==> flow/design.v <==
module FDIVIDER(
    input  logic ACLK,
    input  logic RESTN,
    output logic SCLK,
    output logic TICK    
);
logic [3:0]count;
assign TICK = (count == 4'd4) && !SCLK;
always_ff@(posedge ACLK)begin
    if(!RESTN)begin
        count <= 0;
        SCLK <= 0;
    end else begin
        if(count == 4'd4)begin
            count <= 0;
            SCLK <= ~SCLK;
        end else begin
            count <= count +1;
        end
    end
end
endmodule
module FIFO_MANAGER(
    input logic Tx_full,
    input logic SS_full,
    input logic Tx_empty,
    input logic SS_empty,
    output logic FREADY_full,
    output logic FREADY_empty
);
always_comb begin : Full_empty_block
    if(Tx_full | SS_full)begin
        FREADY_full = 0;
    end else begin
        FREADY_full = 1;
    end
    if(Tx_empty | SS_empty) begin
        FREADY_empty = 0;
    end else begin
        FREADY_empty = 1;
    end
end
endmodule
module Async_Tx_FIFO #(
    parameter DATA_WIDTH = 32,
    parameter ADDR_WIDTH = 4  
)(
    input  logic [DATA_WIDTH-1:0] data_in,
    input  logic wr_en,
    input  logic rd_en,
    input  logic ACLK,    
    input  logic SCLK,    
    input  logic rst_n,
    output logic [DATA_WIDTH-1:0] data_out,
    output logic empty,
    output logic full
);
    logic [DATA_WIDTH-1:0] mem [0:(1<<ADDR_WIDTH)-1];
    logic [ADDR_WIDTH:0] wr_ptr_bin, rd_ptr_bin;
    logic [ADDR_WIDTH:0] wr_ptr_gry, rd_ptr_gry;
    logic [ADDR_WIDTH:0] wr_ptr_sync1, wr_ptr_sync2;
    logic [ADDR_WIDTH:0] rd_ptr_sync1, rd_ptr_sync2;
    always_ff @(posedge ACLK) begin
        if (!rst_n) begin
            wr_ptr_bin <= 0;
            wr_ptr_gry <= 0;
        end else if (wr_en && !full) begin
            wr_ptr_bin <= wr_ptr_bin + 1;
            wr_ptr_gry <= ((wr_ptr_bin + 1) >> 1) ^ (wr_ptr_bin + 1);
        end
    end
    always_ff @(posedge ACLK) begin
        if (rst_n && wr_en && !full)
            mem[wr_ptr_bin[ADDR_WIDTH-1:0]] <= data_in;
    end
    always_ff @(posedge ACLK) begin
        if (!rst_n) begin
            rd_ptr_bin <= 0;
            rd_ptr_gry <= 0;
            data_out   <= 0;
        end else if (SCLK && rd_en && !empty) begin
            rd_ptr_bin <= rd_ptr_bin + 1;
            rd_ptr_gry <= ((rd_ptr_bin + 1) >> 1) ^ (rd_ptr_bin + 1);
            data_out   <= mem[rd_ptr_bin[ADDR_WIDTH-1:0]];
        end
    end
    always_ff @(posedge ACLK) begin
        if (!rst_n) begin
            wr_ptr_sync1 <= 0;
            wr_ptr_sync2 <= 0;
        end else if (SCLK) begin
            wr_ptr_sync1 <= wr_ptr_gry;
            wr_ptr_sync2 <= wr_ptr_sync1;
        end
    end
    always_ff @(posedge ACLK) begin
        if (!rst_n) begin
            rd_ptr_sync1 <= 0;
            rd_ptr_sync2 <= 0;
        end else begin
            rd_ptr_sync1 <= rd_ptr_gry;
            rd_ptr_sync2 <= rd_ptr_sync1;
        end
    end
    assign empty = (wr_ptr_sync2 == rd_ptr_gry);
    assign full  = (wr_ptr_gry == {~rd_ptr_sync2[ADDR_WIDTH:ADDR_WIDTH-1], rd_ptr_sync2[ADDR_WIDTH-2:0]});
endmodule
module Async_SS_FIFO #(
    parameter DATA_WIDTH = 32,
    parameter ADDR_WIDTH = 4  
)(
    input  logic [DATA_WIDTH-1:0] data_in,
    input  logic wr_en,
    input  logic rd_en,
    input  logic ACLK,    
    input  logic SCLK,    
    input  logic rst_n,
    output logic [DATA_WIDTH-1:0] data_out,
    output logic empty,
    output logic full
);
    logic [DATA_WIDTH-1:0] mem [0:(1<<ADDR_WIDTH)-1];
    logic [ADDR_WIDTH:0] wr_ptr_bin, rd_ptr_bin;
    logic [ADDR_WIDTH:0] wr_ptr_gry, rd_ptr_gry;
    logic [ADDR_WIDTH:0] wr_ptr_sync1, wr_ptr_sync2;
    logic [ADDR_WIDTH:0] rd_ptr_sync1, rd_ptr_sync2;
    always_ff @(posedge ACLK) begin
        if (!rst_n) begin
            wr_ptr_bin <= 0;
            wr_ptr_gry <= 0;
        end else if (wr_en && !full) begin
            wr_ptr_bin <= wr_ptr_bin + 1;
            wr_ptr_gry <= ((wr_ptr_bin + 1) >> 1) ^ (wr_ptr_bin + 1);
        end
    end
    always_ff @(posedge ACLK) begin
        if (rst_n && wr_en && !full)
            mem[wr_ptr_bin[ADDR_WIDTH-1:0]] <= data_in;
    end
    always_ff @(posedge ACLK) begin
        if (!rst_n) begin
            rd_ptr_bin <= 0;
            rd_ptr_gry <= 0;
            data_out   <= 0;
        end else if (SCLK && rd_en && !empty) begin
            rd_ptr_bin <= rd_ptr_bin + 1;
            rd_ptr_gry <= ((rd_ptr_bin + 1) >> 1) ^ (rd_ptr_bin + 1);
            data_out   <= mem[rd_ptr_bin[ADDR_WIDTH-1:0]];
        end
    end
    always_ff @(posedge ACLK) begin
        if (!rst_n) begin
            wr_ptr_sync1 <= 0;
            wr_ptr_sync2 <= 0;
        end else if (SCLK) begin
            wr_ptr_sync1 <= wr_ptr_gry;
            wr_ptr_sync2 <= wr_ptr_sync1;
        end
    end
    always_ff @(posedge ACLK) begin
        if (!rst_n) begin
            rd_ptr_sync1 <= 0;
            rd_ptr_sync2 <= 0;
        end else begin
            rd_ptr_sync1 <= rd_ptr_gry;
            rd_ptr_sync2 <= rd_ptr_sync1;
        end
    end
    assign empty = (wr_ptr_sync2 == rd_ptr_gry);
    assign full  = (wr_ptr_gry == {~rd_ptr_sync2[ADDR_WIDTH:ADDR_WIDTH-1], rd_ptr_sync2[ADDR_WIDTH-2:0]});
endmodule
module AXI_SLAVE(
    input logic ACLK,
    input logic ARESETN,
    input logic [31:0]AWADDR,
    input logic AWVALID,
    output logic AWREADY,
    input logic [31:0]WDATA,
    input logic WVALID,
    output logic WREADY,
    output logic[1:0]BRESP,
    output logic BVALID,
    input logic BREADY,
    input logic FREADY_full,
    output logic wr_en,
    output logic[31:0]Tx_data_out,
    output logic[31:0]SS_data_out
);
 localparam logic [31:0] Tx_address = 32'h0;
 localparam logic [31:0] SS_address = 32'h2;
 typedef enum logic[1:0]{
    IDEAL,
    DECODE,
    EXECUTE
 } state_t;
typedef enum logic{
    START,
    OK
}phase_t;
logic ready;
logic [31:0]data_buffer_1;
logic [31:0]addr_buffr;
state_t state;
phase_t phase;
logic AWalrt;
logic Walrt;
always_ff@(posedge ACLK)begin : AXI_SLAVE
    if(!ARESETN)begin
        wr_en <= 0;
        state <= IDEAL;
        BRESP <= 2'b00;
        BVALID <= 0;
        Tx_data_out <= 0;
        SS_data_out <= 0;
    end else begin
        wr_en <= 0;
        case(state)
            IDEAL: begin
                BRESP <= 2'b00;
                if(ready) begin
                    state <= DECODE;
                end
            end
            DECODE:begin
                BRESP <= 2'b00;
                case(addr_buffr)
                    Tx_address: begin
                        Tx_data_out <= data_buffer_1;
                        BRESP <= 2'b00;
                    end
                    SS_address: begin
                        SS_data_out <= data_buffer_1;
                        BRESP <= 2'b00;
                    end
                    default: begin
                        BRESP <= 2'b10;
                    end
                endcase
                if(BVALID & BREADY) begin
                    BVALID <= 0;
                    state <= EXECUTE;
                end else begin
                    BVALID <= 1;
                end
            end
            EXECUTE:begin
                BVALID <= 0;
                wr_en <= (addr_buffr == Tx_address);  
                state <= IDEAL;
                BRESP <= 2'b00;
            end
            default: state <= IDEAL;
        endcase
    end
end
always_ff@(posedge ACLK)begin : handshake_block
    if(!ARESETN)begin
        phase <= START;
        ready <= 0;
        AWalrt <= 0;
        Walrt <= 0;
    end else begin
        case(phase)
            START:begin
                if(AWVALID & AWREADY) begin
                    AWalrt <= 1;  
                    addr_buffr <= AWADDR;
                 end
                if(WVALID & WREADY)begin
                    Walrt <= 1;     
                    data_buffer_1 <= WDATA;
                end
                if(AWalrt & Walrt) begin    
                ready <= 1; 
                phase <= OK;
                end
            end
            OK:begin
                ready <= 0;
                AWalrt <= 0;
                Walrt <= 0;
                if(BVALID & BREADY) begin  
                    phase <= START; 
                end
            end
        endcase
    end
end
always_comb begin : ready_block
    if(FREADY_full && (phase == START) && (state == IDEAL) && !wr_en)begin
        AWREADY = !AWalrt;
        WREADY = !Walrt;
    end else begin
        AWREADY = 0;
        WREADY = 0;
    end
end
endmodule
module DATA_BUFFER(
    input logic[31:0] din_1,
    input logic[31:0]din_2,
    input logic go,
    input logic ACLK,
    input logic SCLK,
    input logic ARESETN,
    input logic SRESP,
    output logic DREADY,
    output logic [33:0]dout
);
typedef enum logic[2:0]{
    IDEAL,
    WAIT_FIFO,
    FETCH,
    CONCATENATE,
    VALIDATE
} state_t;
logic [31:0] SS_buffer_1;
logic [1:0] SS_buffer_2;
state_t state;
always_ff@(posedge ACLK) begin : data_fetch_block
    if(!ARESETN)begin
        state <= IDEAL;
        DREADY <= 0;
    end else if(SCLK) begin
        case(state)
            IDEAL:begin
                DREADY <= 0;
                if(go) begin
                    state <= WAIT_FIFO;
                end
            end
            WAIT_FIFO: begin
                state <= FETCH;
            end
            FETCH:begin
                SS_buffer_1 <= din_1;
                SS_buffer_2 <= din_2[1:0];
                state <= CONCATENATE;
            end
            CONCATENATE:begin
                dout <= {SS_buffer_2,SS_buffer_1};
                state <= VALIDATE;
                DREADY <= 1;
            end
            VALIDATE:begin
                if(DREADY & SRESP)begin
                    state <= IDEAL;
                end
            end
            default: state <= IDEAL;
        endcase
    end
end
endmodule
module SPI_MASTER(
    input logic ACLK,
    input logic FSCLK,
    input logic FTICK,
    input logic ARESETN,
    input logic FREADY_empty,
    input logic DREADY,
    input logic [33:0] din,
    output logic go,
    output logic SRESP,
    output logic rd_en,
    output logic[1:0]SS,
    output logic MOSI,
    output logic SCLK,
    input logic MISO
);
typedef enum logic[2:0]{
    IDEAL,
    WAIT_FIFO,
    FETCH,
    START,
    DONE,
    VALIDATE
} state_t;
logic [5:0]count;
logic [31:0] data_buffer_3;
logic [1:0] data_buffer_4;
state_t state;
assign SCLK = (state == START && count != 6'd0) ? FSCLK : 0;
always_ff@(posedge ACLK) begin : main_FSM_block
    if(!ARESETN)begin
        state <= IDEAL;
        count <= 0;
        rd_en <= 0;
        go <= 0;
        SRESP <= 0;
        SS <= 0;
        MOSI <= 0;
    end else if(FTICK) begin
        case(state)
            IDEAL:begin
                go <= 0;
                if(FREADY_empty)begin
                    go <= 1;
                    rd_en <= 1;
                    state <= WAIT_FIFO;
                    count <= 0;
                end
            end
            WAIT_FIFO:begin
                rd_en <= 0;
                go <= 0;
                state <=FETCH;
            end
            FETCH:begin
                if(DREADY) begin
                    data_buffer_3 <= din[31:0];
                    data_buffer_4 <= din[33:32];
                    SS <= din[33:32];
                    state <= START;
                end
            end
            START:begin
                if(count == 6'd32) begin
                    state <= DONE;
                end else begin
                    if(DREADY) begin
                        MOSI <= data_buffer_3[31];
                        data_buffer_3 <= {data_buffer_3[30:0],1'b0};
                        count <= count +1;
                    end
                end
            end
            DONE: begin
                SRESP <= 1;
                state <= VALIDATE;
            end
            VALIDATE:begin
                SRESP <= 0;
                state <= IDEAL;
            end
            default: state <= IDEAL;
        endcase
    end
end
endmodule
module Module_Wrapper (
    input logic ACLK,
    input logic ARESETN,
    input  logic [31:0] AWADDR,
    input  logic AWVALID,
    output logic AWREADY,
    input  logic [31:0] WDATA,
    input  logic WVALID,
    output logic WREADY,
    output logic [1:0] BRESP,
    output logic BVALID,
    input  logic BREADY,
    output logic [1:0] SS,
    output logic MOSI,
    output logic SCLK,
    input  logic MISO
);
    logic sclk_int, sclk_tick;
    logic fready_full, fready_empty;
    logic wr_en, rd_en;
    logic [31:0] tx_data_bus, ss_data_bus;
    logic [31:0] fifo_tx_out, fifo_ss_out;
    logic [33:0] data_to_master;
    logic go, dready, sresp;
    logic tx_full, tx_empty, ss_full, ss_empty;
    FDIVIDER fdiv_inst (
        .ACLK(ACLK),
        .RESTN(ARESETN),
        .SCLK(sclk_int),
        .TICK(sclk_tick)
    );
    AXI_SLAVE axi_inst (
        .ACLK(ACLK),
        .ARESETN(ARESETN),
        .AWADDR(AWADDR), .AWVALID(AWVALID), .AWREADY(AWREADY),
        .WDATA(WDATA), .WVALID(WVALID), .WREADY(WREADY),
        .BRESP(BRESP), .BVALID(BVALID), .BREADY(BREADY),
        .FREADY_full(fready_full),
        .wr_en(wr_en),
        .Tx_data_out(tx_data_bus),
        .SS_data_out(ss_data_bus)
    );
    Async_Tx_FIFO tx_fifo_inst (
        .ACLK(ACLK),
        .SCLK(sclk_tick),
        .rst_n(ARESETN),
        .data_in(tx_data_bus),
        .wr_en(wr_en),
        .rd_en(rd_en),
        .data_out(fifo_tx_out),
        .full(tx_full),
        .empty(tx_empty)
    );
    Async_SS_FIFO ss_fifo_inst (
        .ACLK(ACLK),
        .SCLK(sclk_tick),
        .rst_n(ARESETN),
        .data_in(ss_data_bus),
        .wr_en(wr_en),
        .rd_en(rd_en),
        .data_out(fifo_ss_out),
        .full(ss_full),
        .empty(ss_empty)
    );
    FIFO_MANAGER fifo_mgmt_inst (
        .Tx_full(tx_full), .SS_full(ss_full),
        .Tx_empty(tx_empty), .SS_empty(ss_empty),
        .FREADY_full(fready_full), .FREADY_empty(fready_empty)
    );
    DATA_BUFFER dbuff_inst (
        .din_1(fifo_tx_out), .din_2(fifo_ss_out),
        .go(go), .ACLK(ACLK), .SCLK(sclk_tick), .ARESETN(ARESETN),
        .SRESP(sresp), .DREADY(dready),
        .dout(data_to_master)
    );
    SPI_MASTER master_inst (
        .ACLK(ACLK), .FSCLK(sclk_int), .FTICK(sclk_tick), .ARESETN(ARESETN),
        .FREADY_empty(fready_empty),
        .DREADY(dready), .din(data_to_master),
        .go(go), .SRESP(sresp), .rd_en(rd_en),
        .SS(SS), .MOSI(MOSI), .SCLK(SCLK), .MISO(MISO)
    );
endmodule
Wiki page: Module_Wrapper / tool data

---- Step by step through the tools: Module_Wrapper ----
Each step is given for the RTL above and for the edited RTL.
Lines under "original" count in the file above, lines under "edited" in the edited file.
"change" is "edited" less "original", of the values as shown; "relative change" is that difference over "original", in percent.
Operators carry their Yosys type and port widths (W data, S select, Z words).
Cell names lack the library's common part.
Not given: -
set-up
  top module .............................. Module_Wrapper
  clock port .............................. ACLK
  library ................................. sky130hd
  timing corner ........................... tt_025C_1v80

---- Edit of the RTL ----
The edit as a unified diff against the file above.
A script made this edit. It changes what the design does and was not meant as an optimisation.
begin of diff
@@ -108,5 +108,5 @@
 module Async_SS_FIFO #(
     parameter DATA_WIDTH = 32,
-    parameter ADDR_WIDTH = 4  
+    parameter ADDR_WIDTH = 3  
 )(
     input  logic [DATA_WIDTH-1:0] data_in,
end of diff

---- Word level ----
Yosys after proc, flatten, opt, wreduce and memory -nomap, before mapping. Memory bits, and registers merged into a memory's read port (data or address), are not among the register bits. Print and check cells are not counted.
Yosys's memory passes give these memory sizes; they may raise the number of words (mostly to a power of two), join words into wider ones and drop unused or constant bits.
operators by class
  what                              original  edited  change  relative change (%)
  $add $sub $neg                    6         6       0       0.00
  eq/ne operators                   30        30      0       0.00
  multiplexer cells                 46        46      0       0.00
  bitwise gates (word level)        17        17      0       0.00
  reductions and logical operators  56        56      0       0.00
operators with widths
  operator               original  edited  change  relative change (%)
  $add A5 B1 Y6 const B  4         2       -2      -50.00
  $eq A5 B5 Y1           4         2       -2      -50.00
  $xor A5 B5 Y5          4         2       -2      -50.00
  $add A4 B1 Y5 const B  0         2       +2      -
  $eq A4 B4 Y1           0         2       +2      -
  $xor A4 B4 Y4          0         2       +2      -
  $mux W3                5         6       +1      +20.00
  $mux W4                2         1       -1      -50.00
  $logic_and A1 B1 Y1    13        13      0       0.00
  $mux W1                13        13      0       0.00
  $logic_not A1 Y1       10        10      0       0.00
  $pmux W1 S2            9         9       0       0.00
  $ne A2 B1 Y1 const B   8         8       0       0.00
  $reduce_and A2 Y1      7         7       0       0.00
  $reduce_and A3 Y1      7         7       0       0.00
  $reduce_bool A2 Y1     7         7       0       0.00
  $and A1 B1 Y1          5         5       0       0.00
  $mux W32               5         5       0       0.00
  $eq A3 B2 Y1 const B   4         4       0       0.00
  $ne A2 B2 Y1 const B   4         4       0       0.00
  $not A1 Y1             4         4       0       0.00
  $eq A3 B3 Y1 const B   3         3       0       0.00
  $mux W2                3         3       0       0.00
  $mux W6                3         3       0       0.00
  $reduce_or A2 Y1       3         3       0       0.00
  $eq A3 B1 Y1 const B   2         2       0       0.00
  $logic_not A3 Y1       2         2       0       0.00
  $not A2 Y2             2         2       0       0.00
The list need not be complete.
storage and ports
  what                             original  edited  change  relative change (%)
  bits in registers                342       334     -8      -2.34
  bits in writable memories        1,024     768     -256    -25.00
  clocked read ports x word width  64        64      0       0.00
  memories kept                    2         2       0       0.00
  bits of input ports              70        70      0       0.00
memories
  what                                     original                                                              edited
  words x width with read and write ports  ss_fifo_inst.mem 16 x 32 bit 1R1W; tx_fifo_inst.mem 16 x 32 bit 1R1W  tx_fifo_inst.mem 16 x 32 bit 1R1W; ss_fifo_inst.mem 8 x 32 bit 1R1W

---- Longest topological paths ----
Longest topological path by Yosys (ltp), each cell counted once; first at word level (registers and memories cut), then after technology mapping (sequential cells cut; the memories' decode and read muxes count).
depth
  what                           original  edited  change  relative change (%)
  depth in word-level cells      11        11      0       0.00
  ABC_AREA                       0         0       -       -
  gate-level depth with buffers  10        8       -2      -20.00

---- After synthesis ----
Yosys stat after the flow's synthesis: flattened, memories mapped to cells. It holds for the ABC_AREA given above (unset counts as 0); a run with the other value may have another netlist.
synthesis totals
  what                       original   edited     change      relative change (%)
  cells in the netlist       1,913      1,887      -26         -1.36
  chip area (Yosys) (sq mm)  0.0338575  0.0324061  -0.0014514  -4.29
  mapped flip-flops          895        871        -24         -2.68
  buffers                    112        114        +2          +1.79
cell types
  cell type  original  edited  change  relative change (%)
  mux2i_1    94        20      -74     -78.72
  nor2_1     28        101     +73     +260.71
  nor2b_1    66        6       -60     -90.91
  nand2_1    128       175     +47     +36.72
  a21oi_1    9         49      +40     +444.44
  a21boi_0   39        3       -36     -92.31
  a22oi_1    35        3       -32     -91.43
  a22o_1     32        64      +32     +100.00
  o22ai_1    6         34      +28     +466.67
  clkbuf_1   56        79      +23     +41.07
  nand3_1    30        52      +22     +73.33
  edfxtp_1   708       692     -16     -2.26
  and2_1     34        21      -13     -38.24
  nor3_1     21        8       -13     -61.90
  buf_1      20        8       -12     -60.00
  xor2_1     11        21      +10     +90.91
  xnor2_1    38        29      -9      -23.68
  dfxtp_1    187       179     -8      -4.28
The list need not be complete.
By module: a second synthesis without flattening, with its own total; a netlist apart from the flattened one above.
unflattened totals
  what                                     original   edited     change      relative change (%)
  cell total of the unflattened synthesis  3,087      2,509      -578        -18.72
  area (unflattened synthesis) (sq mm)     0.0547788  0.0442312  -0.0105476  -19.25
Rows give one instance, submodules left out.
by module, original
  module          times used  cells  area (sq mm)  seq. area (sq mm)
  Async_SS_FIFO   1           1,218  0.0225792     0.0168161
  Async_Tx_FIFO   1           1,218  0.0225792     0.0168161
  AXI_SLAVE       1           363    0.0048522     0.0034033
  DATA_BUFFER     1           92     0.0022997     0.0021621
  SPI_MASTER      1           170    0.0022234     0.0013213
  FDIVIDER        1           24     0.0002377     0.0001001
  FIFO_MANAGER    1           2      0.0000075     0
  Module_Wrapper  1           0      0             0
by module, edited
  module          times used  cells  area (sq mm)  seq. area (sq mm)
  Async_Tx_FIFO   1           1,218  0.0225792     0.0168161
  Async_SS_FIFO   1           640    0.0120315     0.0089686
  AXI_SLAVE       1           363    0.0048522     0.0034033
  DATA_BUFFER     1           92     0.0022997     0.0021621
  SPI_MASTER      1           170    0.0022234     0.0013213
  FDIVIDER        1           24     0.0002377     0.0001001
  FIFO_MANAGER    1           2      0.0000075     0
  Module_Wrapper  1           0      0             0

---- Timing after synthesis ----
Path of least setup slack by OpenSTA after synthesis, without wires, with an ideal clock, recovery checks aside; 20% of the period is set as input and as output delay. Where synthesis merged equal registers, the netlist keeps one of their names.
path post-synthesis
  what                           original                       edited                         change  relative change (%)
  path type                      input port to flip-flop        input port to flip-flop        -       -
  start                          input ARESETN                  input ARESETN                  -       -
  end                            memory tx_fifo_inst.mem[3][0]  memory tx_fifo_inst.mem[1][0]  -       -
  period (ns)                    7.0                            7.0                            0.0     0.00
  library setup time (ns)        0.501                          0.502                          +0.001  -
  arrival time (ns)              5.206                          5.104                          -0.102  -1.96
  data required time (ns)        6.499                          6.498                          -0.001  -0.02
  setup slack (ns)               1.293                          1.395                          +0.102  -
  path delay (ns)                4.307                          4.206                          -0.101  -2.35
  stages on the path             4                              4                              0       0.00
  buffers on the path            2                              2                              0       0.00
  synthesis period reached (ns)  5.707                          5.605                          -0.102  -1.79
"path delay" is the arrival time less input delay plus setup time.
"stages on the path": output pins that drive a net of the path, with the launching flip-flop's if there is one; two outputs of one cell count as two.
"synthesis period reached" = period - worst setup slack (recovery checks aside). The figure is calculated, with input and output delays left at 20% of the set period.
Between the ends stands the longest chain of elaborated cells between them, by number of cells; it is not shown to be the way that was timed. Of several equally long chains one is given.
Each line given opens the expression or statement behind the cell; cells for indexed reads and writes are added by Yosys, which also makes memories of some case tables.
original: Only ways into the end's enable, where the timed path ends, are counted here.
on the way, post-synthesis, original
  cells stage by stage .................... clkbuf_1 clkbuf_1 nand2_1 nor4_1
  length of the longest elaborated chain .. 3
  elaborated cells on any way between the ends .. 4
  those cells by class .................... mux: 2; reduce/logical: 2
RTL lines, path post-synthesis, original
  what                              line  RTL
  from (decl)                       443   input logic ARESETN,
  $logic_and A1 B1 Y1 (2 in a row)  73    if (rst_n && wr_en && !full)
  $mux W4                           73
  to (decl)                         58    logic [DATA_WIDTH-1:0] mem [0:(1<<ADDR_WIDTH)-1];
edited: Only ways into the end's enable, where the timed path ends, are counted here.
on the way, post-synthesis, edited
  cells stage by stage .................... clkbuf_1 clkbuf_1 nand2_1 nor4_1
  length of the longest elaborated chain .. 3
  elaborated cells on any way between the ends .. 4
  those cells by class .................... mux: 2; reduce/logical: 2
RTL lines, path post-synthesis, edited
  what                              line  RTL
  from (decl)                       443   input logic ARESETN,
  $logic_and A1 B1 Y1 (2 in a row)  73    if (rst_n && wr_en && !full)
  $mux W4                           73
  to (decl)                         58    logic [DATA_WIDTH-1:0] mem [0:(1<<ADDR_WIDTH)-1];

---- Path in the finished layout ----
From the final timing report of the runs of pair 1: the path of least setup slack in the routed layout; clock arrival at registers is part of the times.
path post-layout
  what                        original                             edited                      change  relative change (%)
  path type                   flip-flop to output port             flip-flop to output port    -       -
  start                       register tx_fifo_inst.wr_ptr_gry[0]  register master_inst.state  -       -
  end                         output WREADY                        output SCLK                 -       -
  period (ns)                 3.86                                 3.86                        0.00    0.00
  external output delay (ns)  0.77                                 0.77                        0.00    0.00
  arrival time (ns)           2.56                                 2.46                        -0.10   -3.91
  data required time (ns)     3.09                                 3.09                        0.00    0.00
  setup slack (ns)            0.53                                 0.63                        +0.10   -
  stages on the path          6                                    4                           -2      -33.33
  buffers on the path         1                                    1                           0       0.00
An end named without its bit number is one bit of that signal or, where synthesis recoded a state register, one of its new flip-flops.
Between the ends stands the longest chain of elaborated cells between them, by number of cells; it is not shown to be the way that was timed. Of several equally long chains one is given.
At most two assigning lines are given for a register; there are more.
on the way, post-layout, original
  cells stage by stage .................... dfxtp_1 xnor2_1 nand3_1 o21bai_1 nor2_1 clkdlybuf4s50_1
  length of the longest elaborated chain .. 7
  elaborated cells on any way between the ends .. 7
  source lines of those cells ............. 3
  those cells by class .................... eq/ne: 1; mux: 2; logic: 1; reduce/logical: 3
RTL lines, path post-layout, original
  what                              line  RTL
  from (decl)                       60    logic [ADDR_WIDTH:0] wr_ptr_gry, rd_ptr_gry;
  from (assign)                     66    wr_ptr_gry <= 0;
  from (assign)                     69    wr_ptr_gry <= ((wr_ptr_bin + 1) >> 1) ^ (wr_ptr_bin + 1);
  $eq A5 B5 Y1                      106   assign full  = (wr_ptr_gry == {~rd_ptr_sync2[ADDR_WIDTH:ADDR_WIDTH-1], rd_ptr_sync2[ADDR_WIDTH-2:0]});
  $or A1 B1 Y1                      32    if(Tx_full | SS_full)begin
  $mux W1                           32
  $logic_and A1 B1 Y1 (3 in a row)  290   if(FREADY_full && (phase == START) && (state == IDEAL) && !wr_en)begin
  $mux W1                           290
  to (decl)                         449   output logic WREADY,
on the way, post-layout, edited
  cells stage by stage .................... dfxtp_2 nand2_1 a21oi_1 clkdlybuf4s50_1
  length of the longest elaborated chain .. 3
  elaborated cells on any way between the ends .. 3
  those cells by class .................... eq/ne: 1; mux: 1; reduce/logical: 1
RTL lines, path post-layout, edited
  what                 line  RTL
  from (decl)          382   state_t state;
  from (assign)        386   state <= IDEAL;
  from (assign)        400   state <= WAIT_FIFO;
  $eq A3 B2 Y1         383   assign SCLK = (state == START && count != 6'd0) ? FSCLK : 0;
  $logic_and A1 B1 Y1  383
  $mux W1              383
  to (decl)            455   output logic SCLK,

---- Layout results ----
Both versions went through the flow (Yosys, OpenROAD) with the same settings in each pair. Constraints: input delay and output delay 20% of the set period each, output load 0.01 pF.
flow settings, pair 1
  CORE_UTILIZATION ........................ 40
  period_ns ............................... 3.86
  CAP_MARGIN .............................. 20
  CORE_MARGIN ............................. 2
  SLEW_MARGIN ............................. 20
results, pair 1
  what                                       original   edited     change      relative change (%)
  chip area in the Yosys report (sq mm)      0.0338575  0.0324061  -0.0014514  -4.29
  overall die area (sq mm)                   0.0869867  0.0833073  -0.0036794  -4.23
  std-cell area (final layout) (sq mm)       0.0396343  0.0375673  -0.0020670  -5.22
  utilization in the final report            0.474      0.467      -0.007      -
  smallest setup slack (ns)                  0.527      0.626      +0.099      -
  worst hold slack in the final report (ns)  0.418      0.408      -0.010      -
flow settings, pair 2
  ABC_AREA ................................ 0
  CAP_MARGIN .............................. 20
  CELL_PAD_IN_SITES_DETAIL_PLACEMENT ...... 1
  CORE_MARGIN ............................. 10
  CORE_UTILIZATION ........................ 21
  CTS_CLUSTER_DIAMETER .................... 188
  CTS_CLUSTER_SIZE ........................ 25
  GPL_ROUTABILITY_DRIVEN .................. 0
  MAX_ROUTING_LAYER ....................... met5
  PLACE_DENSITY_LB_ADDON .................. 0.02
  SETUP_SLACK_MARGIN ...................... -0.25
  TNS_END_PERCENT ......................... 80
  period_ns ............................... 3.1
  SLEW_MARGIN ............................. 20
results, pair 2
  what                                       original   edited     change      relative change (%)
  chip area in the Yosys report (sq mm)      0.0338575  0.0324061  -0.0014514  -4.29
  overall die area (sq mm)                   0.177688   0.170429   -0.007259   -4.09
  std-cell area (final layout) (sq mm)       0.0392301  0.0376561  -0.0015740  -4.01
  utilization in the final report            0.245      0.245      0.000       -
  smallest setup slack (ns)                  0.007      0.050      +0.043      -
  worst hold slack in the final report (ns)  0.252      0.292      +0.040      -
